==> flow/design.v <==
module Bicubic (
    input CLK,
    input RST,
    input enable,
    input [7:0] input_data,
    output logic [13:0] iaddr,
    output logic ird,
    output logic we,
    output logic [13:0] waddr,
    output logic [7:0] output_data,
    input [6:0] V0,
    input [6:0] H0,
    input [4:0] SW,
    input [4:0] SH,
    input [5:0] TW,
    input [5:0] TH,
    output logic DONE
);
parameter  IDLE=5'd0,PRE_PROCESS=5'd1,DELTA_X=5'd2,DELTA_Y=5'd3,IN16=5'd4,
           JUDGE=5'd5,Y0_ST=5'd6,Y1_ST=5'd7,Y2_ST=5'd8,Y3_ST=5'd9,X_ST=5'd10,
           Y_ST=5'd11,WRITE=5'd12,IN4=5'd13,DONE_ST=5'd14;
reg [4:0] state,next_state,cnt;
reg [6:0] q_x, q_y;
reg [7:0] win [0:15],inter [0:3],out_reg,cal_p_n1,cal_p_0,cal_p_1,
          cal_p_2,cal_result;
reg [17:0] cal_x_fp;
reg [18:0] p_x_delta, p_y_delta;
reg [24:0] p_x, p_y;        
wire x_match, y_match;
wire [24:0] x_add_delta, y_add_delta;
wire x_match_write, y_match_write;
wire x_jump_IN4;
wire [5:0] div_a=(state==DELTA_X)?SW-'d1:SH-'d1;        
wire [23:0] div_a_temp=div_a << 18;         
wire [5:0] div_b=(state==DELTA_X)?TW-'d1:TH-'d1;
wire [23:0] div_result=div_a_temp / div_b; 
assign DONE=state==DONE_ST;
assign ird='b1;
always @(posedge CLK or posedge RST) begin
    if (RST) begin
        state<=IDLE;
        cnt<=5'd0;  
    end
    else begin
        state<=next_state;
        cnt<=(state!=next_state)?5'd0:cnt+5'd1;
    end
end
always @(*) begin
    case (state)
        IDLE:next_state=(enable)?PRE_PROCESS:IDLE;
        PRE_PROCESS:next_state=DELTA_X;
        DELTA_X:next_state=(cnt==5'd5)?DELTA_Y:DELTA_X;
        DELTA_Y:next_state=(cnt==5'd5)?IN16:DELTA_Y;
        IN16:next_state=(cnt==5'd16)?JUDGE:IN16 ;         
        JUDGE:next_state=(x_match && y_match)?WRITE:(y_match)?Y_ST:(x_match)?X_ST:Y0_ST;
        Y0_ST:next_state=Y1_ST;       
        Y1_ST:next_state=Y2_ST;       
        Y2_ST:next_state=Y3_ST;       
        Y3_ST:next_state=X_ST;        
        X_ST:next_state=WRITE;        
        Y_ST:next_state=WRITE;        
        WRITE:next_state=(q_y==TH-1'd1 && q_x==TW-1'd1)?DONE_ST:(q_x==TW-1'd1)?IN16:(x_jump_IN4)?IN4:JUDGE;
        IN4:next_state=(cnt==5'd4)?JUDGE:IN4;         
        DONE_ST:next_state=IDLE;
        default:next_state=IDLE;
    endcase
end 
always @(*) begin
    case (state)
        Y0_ST:begin
            cal_x_fp=p_x[17:0];
            cal_p_n1=win[0];   
            cal_p_0=win[1];  
            cal_p_1=win[2];  
            cal_p_2=win[3];  
        end 
        Y1_ST:begin
            cal_x_fp=p_x[17:0];
            cal_p_n1=win[4];   
            cal_p_0=win[5];  
            cal_p_1=win[6];  
            cal_p_2=win[7];  
        end 
        Y2_ST:begin
            cal_x_fp=p_x[17:0];
            cal_p_n1=win[8];   
            cal_p_0=win[9];  
            cal_p_1=win[10];  
            cal_p_2=win[11];  
        end 
        Y3_ST:begin
            cal_x_fp=p_x[17:0];
            cal_p_n1=win[12];   
            cal_p_0=win[13];  
            cal_p_1=win[14];  
            cal_p_2=win[15];  
        end 
        X_ST:begin
            cal_x_fp=p_y[17:0];
            cal_p_n1=inter[0];  
            cal_p_0=inter[1];
            cal_p_1=inter[2];
            cal_p_2=inter[3];
        end 
        Y_ST:begin
            cal_x_fp=p_x[17:0];
            cal_p_n1=inter[0];  
            cal_p_0=inter[1];
            cal_p_1=inter[2];
            cal_p_2=inter[3];
        end 
        default:begin
            cal_x_fp=p_x[17:0];
            cal_p_n1=18'd0;
            cal_p_0=18'd0;
            cal_p_1=18'd0;
            cal_p_2=18'd0;
        end 
    endcase
end
always @(*) begin
    case (state)
        IN16:begin
            we=1'b0;
            output_data=8'd0;
            waddr=14'd0;
            case (cnt)
               5'd0:iaddr=(((p_x[24:18]-2'd1)<<6)+((p_x[24:18]-2'd1)<<5)+((p_x[24:18]-2'd1)<<2))+((p_y[24:18]-2'd1));
               5'd1:iaddr=(((p_x[24:18]-2'd0)<<6)+((p_x[24:18]-2'd0)<<5)+((p_x[24:18]-2'd0)<<2))+((p_y[24:18]-2'd1));
               5'd2:iaddr=(((p_x[24:18]+2'd1)<<6)+((p_x[24:18]+2'd1)<<5)+((p_x[24:18]+2'd1)<<2))+((p_y[24:18]-2'd1));
               5'd3:iaddr=(((p_x[24:18]+2'd2)<<6)+((p_x[24:18]+2'd2)<<5)+((p_x[24:18]+2'd2)<<2))+((p_y[24:18]-2'd1));
               5'd4:iaddr=(((p_x[24:18]-2'd1)<<6)+((p_x[24:18]-2'd1)<<5)+((p_x[24:18]-2'd1)<<2))+((p_y[24:18]+2'd0));
               5'd5:iaddr=(((p_x[24:18]-2'd0)<<6)+((p_x[24:18]-2'd0)<<5)+((p_x[24:18]-2'd0)<<2))+((p_y[24:18]+2'd0));
               5'd6:iaddr=(((p_x[24:18]+2'd1)<<6)+((p_x[24:18]+2'd1)<<5)+((p_x[24:18]+2'd1)<<2))+((p_y[24:18]+2'd0));
               5'd7:iaddr=(((p_x[24:18]+2'd2)<<6)+((p_x[24:18]+2'd2)<<5)+((p_x[24:18]+2'd2)<<2))+((p_y[24:18]+2'd0));
               5'd8:iaddr=(((p_x[24:18]-2'd1)<<6)+((p_x[24:18]-2'd1)<<5)+((p_x[24:18]-2'd1)<<2))+((p_y[24:18]+2'd1));
               5'd9:iaddr=(((p_x[24:18]-2'd0)<<6)+((p_x[24:18]-2'd0)<<5)+((p_x[24:18]-2'd0)<<2))+((p_y[24:18]+2'd1));
               5'd10:iaddr=(((p_x[24:18]+2'd1)<<6)+((p_x[24:18]+2'd1)<<5)+((p_x[24:18]+2'd1)<<2))+((p_y[24:18]+2'd1));
               5'd11:iaddr=(((p_x[24:18]+2'd2)<<6)+((p_x[24:18]+2'd2)<<5)+((p_x[24:18]+2'd2)<<2))+((p_y[24:18]+2'd1));
               5'd12:iaddr=(((p_x[24:18]-2'd1)<<6)+((p_x[24:18]-2'd1)<<5)+((p_x[24:18]-2'd1)<<2))+((p_y[24:18]+2'd2));
               5'd13:iaddr=(((p_x[24:18]-2'd0)<<6)+((p_x[24:18]-2'd0)<<5)+((p_x[24:18]-2'd0)<<2))+((p_y[24:18]+2'd2));
               5'd14:iaddr=(((p_x[24:18]+2'd1)<<6)+((p_x[24:18]+2'd1)<<5)+((p_x[24:18]+2'd1)<<2))+((p_y[24:18]+2'd2));
               5'd15:iaddr=(((p_x[24:18]+2'd2)<<6)+((p_x[24:18]+2'd2)<<5)+((p_x[24:18]+2'd2)<<2))+((p_y[24:18]+2'd2));
               default:iaddr=14'd0;
            endcase
        end
        IN4:begin
            we=1'b0;
            output_data=8'd0;
            waddr=14'd0;
            case (cnt)
               5'd0:iaddr=(((p_x[24:18]+2'd2)<<6)+((p_x[24:18]+2'd2)<<5)+((p_x[24:18]+2'd2)<<2))+((p_y[24:18]-2'd1));
               5'd1:iaddr=(((p_x[24:18]+2'd2)<<6)+((p_x[24:18]+2'd2)<<5)+((p_x[24:18]+2'd2)<<2))+((p_y[24:18]+2'd0));
               5'd2:iaddr=(((p_x[24:18]+2'd2)<<6)+((p_x[24:18]+2'd2)<<5)+((p_x[24:18]+2'd2)<<2))+((p_y[24:18]+2'd1));
               5'd3:iaddr=(((p_x[24:18]+2'd2)<<6)+((p_x[24:18]+2'd2)<<5)+((p_x[24:18]+2'd2)<<2))+((p_y[24:18]+2'd2));
                default:iaddr=14'd0;
            endcase
        end
        WRITE:begin
            iaddr=14'd0;
            we=1'b1;
            output_data=out_reg;
            waddr=q_x+q_y*TW;
        end
        default:begin
            output_data=8'd0;
            we=1'b0;
            iaddr=14'd0;
            waddr=14'd0;
        end 
    endcase
end
wire signed [12:0] a, b, c, d;   
assign a=- $signed({1'b0,cal_p_n1})+$signed({1'b0,cal_p_0})+$signed({1'b0,cal_p_0,1'b0}) - $signed({1'b0,cal_p_1}) - $signed({1'b0,cal_p_1,1'b0})+$signed({1'b0,cal_p_2});
assign b=$signed({1'b0,cal_p_n1,1'b0}) - $signed({1'b0,cal_p_0}) - $signed({1'b0,cal_p_0,2'b0})+$signed({1'b0,cal_p_1,2'b0}) - $signed({1'b0,cal_p_2});
assign c=- $signed({1'b0,cal_p_n1})+$signed({1'b0,cal_p_1});
assign d=$signed({1'b0,cal_p_0,1'b0});
wire [17:0] x3, x2, x1;      
wire [35:0] x2_temp,x3_temp;
assign x1=cal_x_fp;
assign x2_temp=x1 * cal_x_fp;
assign x2=x2_temp[35:18];
assign x3_temp=x2 * cal_x_fp;
assign x3=x3_temp[35:18];
wire signed [32:0] result_ext, ax, bx, cx, dx;     
assign ax=$signed(a) * $signed({1'b0,x3});
assign bx=$signed(b) * $signed({1'b0,x2});
assign cx=$signed(c) * $signed({1'b0,x1});
assign dx=$signed({d,18'd0});
assign result_ext=$signed(ax)+$signed(bx)+$signed(cx)+$signed(dx);
assign cal_result=(result_ext[32])?8'd0:(result_ext[32:18] >= 15'd511)?8'd255:result_ext[26:19]+result_ext[18];   
assign x_match=(p_x[17:13]==5'd0)||(p_x[17:13]==5'b11111);
assign y_match=(p_y[17:13]==5'd0)||(p_y[17:13]==5'b11111);
assign x_add_delta=p_x+p_x_delta;
assign y_add_delta=p_y+p_y_delta;
assign x_match_write=(x_add_delta[17:13]==5'd0)|| (x_add_delta[17:13]==5'b11111);
assign y_match_write=(y_add_delta[17:13]==5'd0)||(y_add_delta[17:13]==5'b11111);
assign x_jump_IN4=x_match_write||(x_add_delta[24:18] > p_x[24:18]);
integer i1;
always @(posedge CLK or posedge RST) begin
    if (RST) begin
        for (i1=0; i1<16; i1=i1+1) begin
            win[i1]<=8'd0;
        end
        for (i1=0; i1<4; i1=i1+1) begin
            inter[i1]<=8'd0;
        end
        out_reg<=8'd0;
        p_x_delta<=19'd0;
        p_y_delta<=19'd0;
        p_x<=25'd0;
        p_y<=25'd0;
        q_x<=25'd0;
        q_y<=25'd0;
    end
    else begin
        case (state)
            PRE_PROCESS:begin
                p_x<={H0,18'd0};
                p_y<={V0,18'd0};
                q_x<=7'd0;
                q_y<=7'd0;
            end
            DELTA_X:p_x_delta<=div_result;
            DELTA_Y:p_y_delta<=div_result;
            IN16:begin
                case (cnt)
                   5'd1:win[00]<=input_data;
                   5'd2:win[01]<=input_data;
                   5'd3:win[02]<=input_data;
                   5'd4:win[03]<=input_data;
                   5'd5:win[04]<=input_data;
                   5'd6:win[05]<=input_data;
                   5'd7:win[06]<=input_data;
                   5'd8:win[07]<=input_data;
                   5'd9:win[08]<=input_data;
                   5'd10:win[09]<=input_data;
                   5'd11:win[10]<=input_data;
                   5'd12:win[11]<=input_data;
                   5'd13:win[12]<=input_data;
                   5'd14:win[13]<=input_data;
                   5'd15:win[14]<=input_data;
                   5'd16:win[15]<=input_data;
                endcase
            end 
            JUDGE:begin
                if (next_state==WRITE) begin
                    out_reg<=win[5];
                end
                if(next_state==Y_ST) begin
                    inter[0]<=win[4];
                    inter[1]<=win[5];
                    inter[2]<=win[6];
                    inter[3]<=win[7];
                end
                else if(next_state==X_ST) begin
                    inter[0]<=win[1];
                    inter[1]<=win[5];
                    inter[2]<=win[9];
                    inter[3]<=win[13];
                end
            end
            Y0_ST:inter[0]<=cal_result;    
            Y1_ST:inter[1]<=cal_result;
            Y2_ST:inter[2]<=cal_result;
            Y3_ST:inter[3]<=cal_result;
            X_ST:out_reg<=cal_result;
            Y_ST: out_reg<=cal_result;
            WRITE:begin
                if (q_x==(TW-'d1)) begin
                    p_x<={H0,{18'd0}};
                    q_x<='d0;
                    if (y_match_write) begin
                        p_y[24:18]<=y_add_delta[24:18]+y_add_delta[17];
                        p_y[17:0]<=25'd0;                           
                    end
                    else begin
                        p_y<=y_add_delta;
                    end
                    q_y<=q_y+'d1;
                end
                else if (x_jump_IN4) begin
                    if (x_match_write) begin
                        p_x[24:18]<=x_add_delta[24:18]+x_add_delta[17];
                        p_x[17:0]<=25'd0;                           
                    end
                    else begin
                        p_x<=x_add_delta;
                    end
                    q_x<=q_x +'d1;
                end
                else begin
                    p_x<=x_add_delta;
                    q_x<=q_x +'d1;
                end
                if (x_jump_IN4) begin
                    win[00]<=win [01];
                    win[01]<=win [02];
                    win[02]<=win [03];
                    win[04]<=win [05];
                    win[05]<=win [06];
                    win[06]<=win [07];
                    win[08]<=win [09];
                    win[09]<=win [10];
                    win[10]<=win [11];
                    win[12]<=win [13];
                    win[13]<=win [14];
                    win[14]<=win [15];
                end
            end
            IN4:begin
                case (cnt)
                   5'd1:win[03]<=input_data;     
                   5'd2:win[07]<=input_data;
                   5'd3:win[11]<=input_data;
                   5'd4:win[15]<=input_data;
                endcase
            end
        endcase
    end
end
endmodule
==> Step by step through the tools: Bicubic <==
What the tools print for Bicubic, step after step.
Lines are those of the file above, counted from 1.
Operators carry their Yosys type and port widths (W data, S select, Z words).
{ "setup": {"design": "Bicubic", "clock": "CLK", "lib": "sky130hd", "pvt_corner": "tt_025C_1v80"} }

==> Word level <==
Yosys after proc, flatten, opt, wreduce and memory -nomap, before mapping. Print and check cells are not counted.
{ "bits": {"output_inout_bits": 39, "in_bits": 47, "reg_bits": 279} }
{ "classes": {"addsub": 59, "div": 1, "muxes": 104, "reduce_logical": 44, "n_eq": 65, "n_mul": 6, "cmp": 2} }
{ "op_table": {"columns": ["operator", "n"], "rows": [
  ["$mul A18 B18 Y36", 2],
  ["$mul A13 B19 Y32", 3],
  ["$pmux W8 S2", 21],
  ["$mux W8", 40],
  ["$pmux W14 S16", 1],
  ["$add A14 B14 Y14", 14],
  ["$pmux W8 S5", 4],
  ["$div A24 B6 Y24", 1],
  ["$mux W18", 6],
  ["$mul A7 B6 Y13", 1],
  ["$pmux W18 S2", 2],
  ["$add A14 B7 Y14", 4],
  ["$pmux W14 S4", 1],
  ["$pmux W7 S2", 4],
  ["$pmux W4 S13", 1],
  ["$add A25 B19 Y25", 2],
  ["$mux W7", 7],
  ["$reduce_and A3 Y1", 16],
  ["$ne A2 B2 Y1 const B", 23],
  ["$eq A4 B4 Y1 const B", 10],
  ["$eq A5 B4 Y1 const B", 8],
  ["$add A13 B9 Y13", 3],
  ["$add A32 B32 Y33", 1],
  ["$add A33 B28 Y33", 1],
  ["$add A33 B32 Y33", 1],
  ["$eq A7 B32 Y1", 1],
  ["$logic_not A5 Y1", 6],
  ["$add A14 B10 Y14", 2]
]} }
Other operator kinds: 45; their cells: 95.

==> Depth <==
Depth = most cells in a row (Yosys ltp): at word level without a register or memory, in the mapped netlist without a sequential cell, where the memories' decode and read muxes count.
{ "depth": {"word_depth": 17, "abc_area": 0, "depth_mapped": 281} }

==> Synthesis result <==
Yosys stat after the flow's synthesis: flattened, memories mapped to cells. It holds for the ABC_AREA given above (unset counts as 0); a run with the other value may have another netlist.
{ "mapped": {"flip_flops": 279, "cells": 9459, "synth_area_um2": 79064.6} }
{ "types": {"columns": ["cell", "n", "type_area_um2"], "rows": [
  ["sky130_fd_sc_hd__fa_1", 1220, 2.44E+04],
  ["sky130_fd_sc_hd__ha_1", 814, 1.02E+04],
  ["sky130_fd_sc_hd__dfrtp_1", 279, 6.98E+03],
  ["sky130_fd_sc_hd__inv_1", 1624, 6.1E+03],
  ["sky130_fd_sc_hd__nand2_1", 1112, 4.17E+03],
  ["sky130_fd_sc_hd__a21oi_1", 622, 3.11E+03],
  ["sky130_fd_sc_hd__nor2_1", 808, 3.03E+03],
  ["sky130_fd_sc_hd__xnor2_1", 316, 2.77E+03],
  ["sky130_fd_sc_hd__xor2_1", 141, 1.23E+03],
  ["sky130_fd_sc_hd__o21ai_0", 243, 1.22E+03],
  ["sky130_fd_sc_hd__clkbuf_1", 321, 1.2E+03],
  ["sky130_fd_sc_hd__and2_1", 179, 1.12E+03],
  ["sky130_fd_sc_hd__mux2_2", 89, 1E+03],
  ["sky130_fd_sc_hd__mux2i_1", 93, 930.893],
  ["sky130_fd_sc_hd__o21bai_1", 109, 818.285],
  ["sky130_fd_sc_hd__nand2b_1", 110, 688.16],
  ["sky130_fd_sc_hd__a21o_1", 91, 683.155],
  ["sky130_fd_sc_hd__nor3_1", 123, 615.59]
]} }
Other cell types: 107; their cells: 1165.

==> Worst setup path after synthesis <==
Source: OpenSTA report_checks on the synthesized netlist (no wires, ideal clock, input and output delay 20% of the period each), path of least setup slack; recovery checks are left aside. Register names are those of the netlist, which keeps one name where synthesis merged equal registers.
{ "synth_path": {"kind": "input to register", "startpoint": "in TW[0]", "endpoint": "reg p_y_delta[0]", "path_delay_ps": 51594, "input_delay_ps": 12000, "required_ps": 59849, "arrival_time_ps": 63443, "n_path_buf": 29, "setup_slack_ps": -3594, "t_first_pin_ps": 12000, "period_ps": 60000, "path_stages": 274, "synth_period_reached_ps": 63594} }
"path_delay_ps" is the arrival time less input delay plus setup time.
"path_stages": output pins that drive a net of the path, with the launching flip-flop's if there is one; two outputs of one cell count as two.
"synth_period_reached_ps" is the clock period less the worst setup slack; recovery checks do not enter. This is arithmetic on one report: input and output delays are still those of the set period (20% each).
Between the ends stands the longest chain of elaborated cells between them, by number of cells; it is not shown to be the way that was timed. Of several equally long chains one is given.
A line is the first line of the expression or statement that the cell stems from. Yosys adds cells for indexed reads and writes and turns some case tables into memories.
{ "synth_via": {"path_cell_list": "sky130_fd_sc_hd__clkbuf_1 sky130_fd_sc_hd__inv_1 sky130_fd_sc_hd__nor2_1 sky130_fd_sc_hd__a21oi_4 sky130_fd_sc_hd__inv_2 sky130_fd_sc_hd__clkbuf_1 sky130_fd_sc_hd__clkbuf_1 sky130_fd_sc_hd__clkbuf_1 sky130_fd_sc_hd__clkbuf_1 sky130_fd_sc_hd__buf_1 sky130_fd_sc_hd__clkbuf_1 sky130_fd_sc_hd__ha_1 sky130_fd_sc_hd__o211a_1 sky130_fd_sc_hd__a21oi_1 sky130_fd_sc_hd__ha_1 sky130_fd_sc_hd__nand2_1 sky130_fd_sc_hd__a21oi_1 sky130_fd_sc_hd__a311oi_2 [... 238 more ...] sky130_fd_sc_hd__o21a_1 sky130_fd_sc_hd__o21ai_0 sky130_fd_sc_hd__nand2b_1 sky130_fd_sc_hd__a21oi_1 sky130_fd_sc_hd__nand2b_1 sky130_fd_sc_hd__a2111oi_4 sky130_fd_sc_hd__and3_1 sky130_fd_sc_hd__nand4_1 sky130_fd_sc_hd__clkbuf_1 sky130_fd_sc_hd__nor2_1 sky130_fd_sc_hd__a21oi_1 sky130_fd_sc_hd__ha_1 sky130_fd_sc_hd__a21oi_1 sky130_fd_sc_hd__o311ai_0 sky130_fd_sc_hd__a2111oi_2 sky130_fd_sc_hd__o2111a_1 sky130_fd_sc_hd__o2111a_1 sky130_fd_sc_hd__a41oi_1", "elab_chain_cells": 3, "cone_cells": 3, "classes_between": "add/sub: 1; div: 1; mux: 1"} }
{ "synth_lines": {"columns": ["element", "line_no", "rtl"], "rows": [
  ["start: declaration", 15, "input [5:0] TW,"],
  ["$sub A6 B1 Y7", 35, "wire [5:0] div_b=(state==DELTA_X)?TW-'d1:TH-'d1;"],
  ["$mux W6", 35, null],
  ["$div A24 B6 Y24", 36, "wire [23:0] div_result=div_a_temp / div_b;"],
  ["end: assignment", 211, "p_y_delta<=19'd0;"],
  ["end: assignment", 226, "DELTA_Y:p_y_delta<=div_result;"],
  ["end: declaration", 27, "reg [18:0] p_x_delta, p_y_delta;"]
]} }

==> Path in the finished layout <==
From the final timing report of job 1: the path of least setup slack in the routed layout; clock arrival at registers is part of the times.
The report prints the path's times to 10 ps; the period is as set.
{ "layout_path": {"kind": "input to register", "startpoint": "in TW[0]", "endpoint": "reg p_y_delta[0]", "input_delay_ps": 6360, "required_ps": 32330, "n_path_buf": 27, "path_stages": 265, "t_first_pin_ps": 6360, "setup_slack_ps": -22170, "period_ps": 31800, "arrival_time_ps": 54500} }
Between the ends stands the longest chain of elaborated cells between them, by number of cells; it is not shown to be the way that was timed. Of several equally long chains one is given.
{ "layout_via": {"path_cell_list": "sky130_fd_sc_hd__dlygate4sd2_1 sky130_fd_sc_hd__clkbuf_16 sky130_fd_sc_hd__inv_8 sky130_fd_sc_hd__nor2_4 sky130_fd_sc_hd__a21oi_4 sky130_fd_sc_hd__inv_4 sky130_fd_sc_hd__clkbuf_8 sky130_fd_sc_hd__clkbuf_8 sky130_fd_sc_hd__buf_8 sky130_fd_sc_hd__buf_8 sky130_fd_sc_hd__buf_8 sky130_fd_sc_hd__clkbuf_16 sky130_fd_sc_hd__ha_4 sky130_fd_sc_hd__o211a_4 sky130_fd_sc_hd__a21oi_2 sky130_fd_sc_hd__ha_4 sky130_fd_sc_hd__nand2_1 sky130_fd_sc_hd__a21oi_1 [... 229 more ...] sky130_fd_sc_hd__o21a_1 sky130_fd_sc_hd__o21ai_2 sky130_fd_sc_hd__nand2b_1 sky130_fd_sc_hd__a21oi_4 sky130_fd_sc_hd__nand2b_4 sky130_fd_sc_hd__a2111oi_4 sky130_fd_sc_hd__and3_4 sky130_fd_sc_hd__nand4_1 sky130_fd_sc_hd__clkbuf_8 sky130_fd_sc_hd__nor2_1 sky130_fd_sc_hd__a21oi_1 sky130_fd_sc_hd__ha_1 sky130_fd_sc_hd__a21oi_4 sky130_fd_sc_hd__o311ai_2 sky130_fd_sc_hd__a2111oi_2 sky130_fd_sc_hd__o2111a_2 sky130_fd_sc_hd__o2111a_2 sky130_fd_sc_hd__a41oi_1", "elab_chain_cells": 3, "cone_cells": 3, "classes_between": "add/sub: 1; div: 1; mux: 1"} }
{ "layout_lines": {"columns": ["element", "line_no", "rtl"], "rows": [
  ["start: declaration", 15, "input [5:0] TW,"],
  ["$sub A6 B1 Y7", 35, "wire [5:0] div_b=(state==DELTA_X)?TW-'d1:TH-'d1;"],
  ["$mux W6", 35, null],
  ["$div A24 B6 Y24", 36, "wire [23:0] div_result=div_a_temp / div_b;"],
  ["end: assignment", 211, "p_y_delta<=19'd0;"],
  ["end: assignment", 226, "DELTA_Y:p_y_delta<=div_result;"],
  ["end: declaration", 27, "reg [18:0] p_x_delta, p_y_delta;"]
]} }

Subject: flow runs of Bicubic

Hi,

Settings and measured results of 3 stored flow runs for module Bicubic (sky130hd), not sorted in any way. The constraints put input and output delay at 20% of the set period each and load the outputs with 0.01 pF.
"period_reached_ps" = clock period - worst setup slack. The figure is calculated, with input and output delays left at 20% of the set period.

Job 1
==> flow/run.sh <==
#!/bin/bash
# the make line also repeats the synthesis and layout settings of config.mk as NAME=value (left out here)
make -C /OpenROAD-flow-scripts/flow DESIGN_CONFIG=/design/flow/config.mk WORK_HOME=/design/flow/orfs CLKGATE_MAP_FILE= finish
==> flow/config.mk <==
export PLATFORM = sky130hd
export DESIGN_NAME = Bicubic
export DESIGN_NICKNAME = Bicubic
export VERILOG_FILES = /design/flow/design.v
export SDC_FILE = /design/flow/constraint.sdc
export NUM_CORES = 4
export LEC_CHECK = 0
export CAP_MARGIN = 35
export CELL_PAD_IN_SITES_DETAIL_PLACEMENT = 0
export CORE_ASPECT_RATIO = 0.55
export CORE_MARGIN = 2
export CORE_UTILIZATION = 59
export CTS_CLUSTER_DIAMETER = 399
export CTS_CLUSTER_SIZE = 100
export GPL_ROUTABILITY_DRIVEN = 1
export GPL_TIMING_DRIVEN = 0
export MIN_ROUTING_LAYER = met1
export SETUP_SLACK_MARGIN = -1.43
export SLEW_MARGIN = 0
==> flow/constraint.sdc <==
create_clock -name core_clock -period 31.8 [get_ports {CLK}]
set_input_delay 6.3600 -clock core_clock [delete_from_list [all_inputs] [get_ports {CLK}]]
set_output_delay 6.3600 -clock core_clock [all_outputs]
set_load 0.01 [all_outputs]

==> results of job 1, as JSON <==
{
  "synth_chip_area_um2": 79064.6,
  "die_um2": 137084.0,
  "finalCellArea_um2": 87853.0,
  "timing.setup.ws_ps": -22169,
  "tns_setup_ps": -239149,
  "timing.hold.ws_ps": 512,
  "period_reached_ps": 53969
}

Job 2
==> flow/run.sh <==
#!/bin/bash
# the make line also repeats the synthesis and layout settings of config.mk as NAME=value (left out here)
make -C /OpenROAD-flow-scripts/flow DESIGN_CONFIG=/design/flow/config.mk WORK_HOME=/design/flow/orfs CLKGATE_MAP_FILE= finish
==> flow/config.mk <==
export PLATFORM = sky130hd
export DESIGN_NAME = Bicubic
export DESIGN_NICKNAME = Bicubic
export VERILOG_FILES = /design/flow/design.v
export SDC_FILE = /design/flow/constraint.sdc
export NUM_CORES = 4
export LEC_CHECK = 0
export CAP_MARGIN = 20
export CELL_PAD_IN_SITES_DETAIL_PLACEMENT = 1
export CORE_MARGIN = 5
export CORE_UTILIZATION = 40
export CTS_CLUSTER_SIZE = 40
export GPL_ROUTABILITY_DRIVEN = 1
export GPL_TIMING_DRIVEN = 1
export HOLD_SLACK_MARGIN = 0.16
export MIN_ROUTING_LAYER = met2
export SETUP_SLACK_MARGIN = 5.0
export SLEW_MARGIN = 30
==> flow/constraint.sdc <==
create_clock -name core_clock -period 39.2 [get_ports {CLK}]
set_input_delay 7.8400 -clock core_clock [delete_from_list [all_inputs] [get_ports {CLK}]]
set_output_delay 7.8400 -clock core_clock [all_outputs]
set_load 0.01 [all_outputs]

==> results of job 2, as JSON <==
{
  "synth_chip_area_um2": 79064.6,
  "die_um2": 206652.0,
  "finalCellArea_um2": 97114.4,
  "timing.setup.ws_ps": -11956,
  "tns_setup_ps": -86859,
  "timing.hold.ws_ps": 489,
  "period_reached_ps": 51156
}

Job 3
==> flow/run.sh <==
#!/bin/bash
# the make line also repeats the synthesis and layout settings of config.mk as NAME=value (left out here)
make -C /OpenROAD-flow-scripts/flow DESIGN_CONFIG=/design/flow/config.mk WORK_HOME=/design/flow/orfs CLKGATE_MAP_FILE= finish
==> flow/config.mk <==
export PLATFORM = sky130hd
export DESIGN_NAME = Bicubic
export DESIGN_NICKNAME = Bicubic
export VERILOG_FILES = /design/flow/design.v
export SDC_FILE = /design/flow/constraint.sdc
export NUM_CORES = 4
export LEC_CHECK = 0
export CAP_MARGIN = 20
export CORE_MARGIN = 2
export CORE_UTILIZATION = 40
export SLEW_MARGIN = 20
==> flow/constraint.sdc <==
create_clock -name core_clock -period 60.0 [get_ports {CLK}]
set_input_delay 12.0000 -clock core_clock [delete_from_list [all_inputs] [get_ports {CLK}]]
set_output_delay 12.0000 -clock core_clock [all_outputs]
set_load 0.01 [all_outputs]

==> results of job 3, as JSON <==
{
  "synth_chip_area_um2": 79064.6,
  "die_um2": 201233.0,
  "finalCellArea_um2": 85981.2,
  "timing.setup.ws_ps": 3228,
  "tns_setup_ps": 0,
  "timing.hold.ws_ps": 485,
  "period_reached_ps": 56772
}

Regards
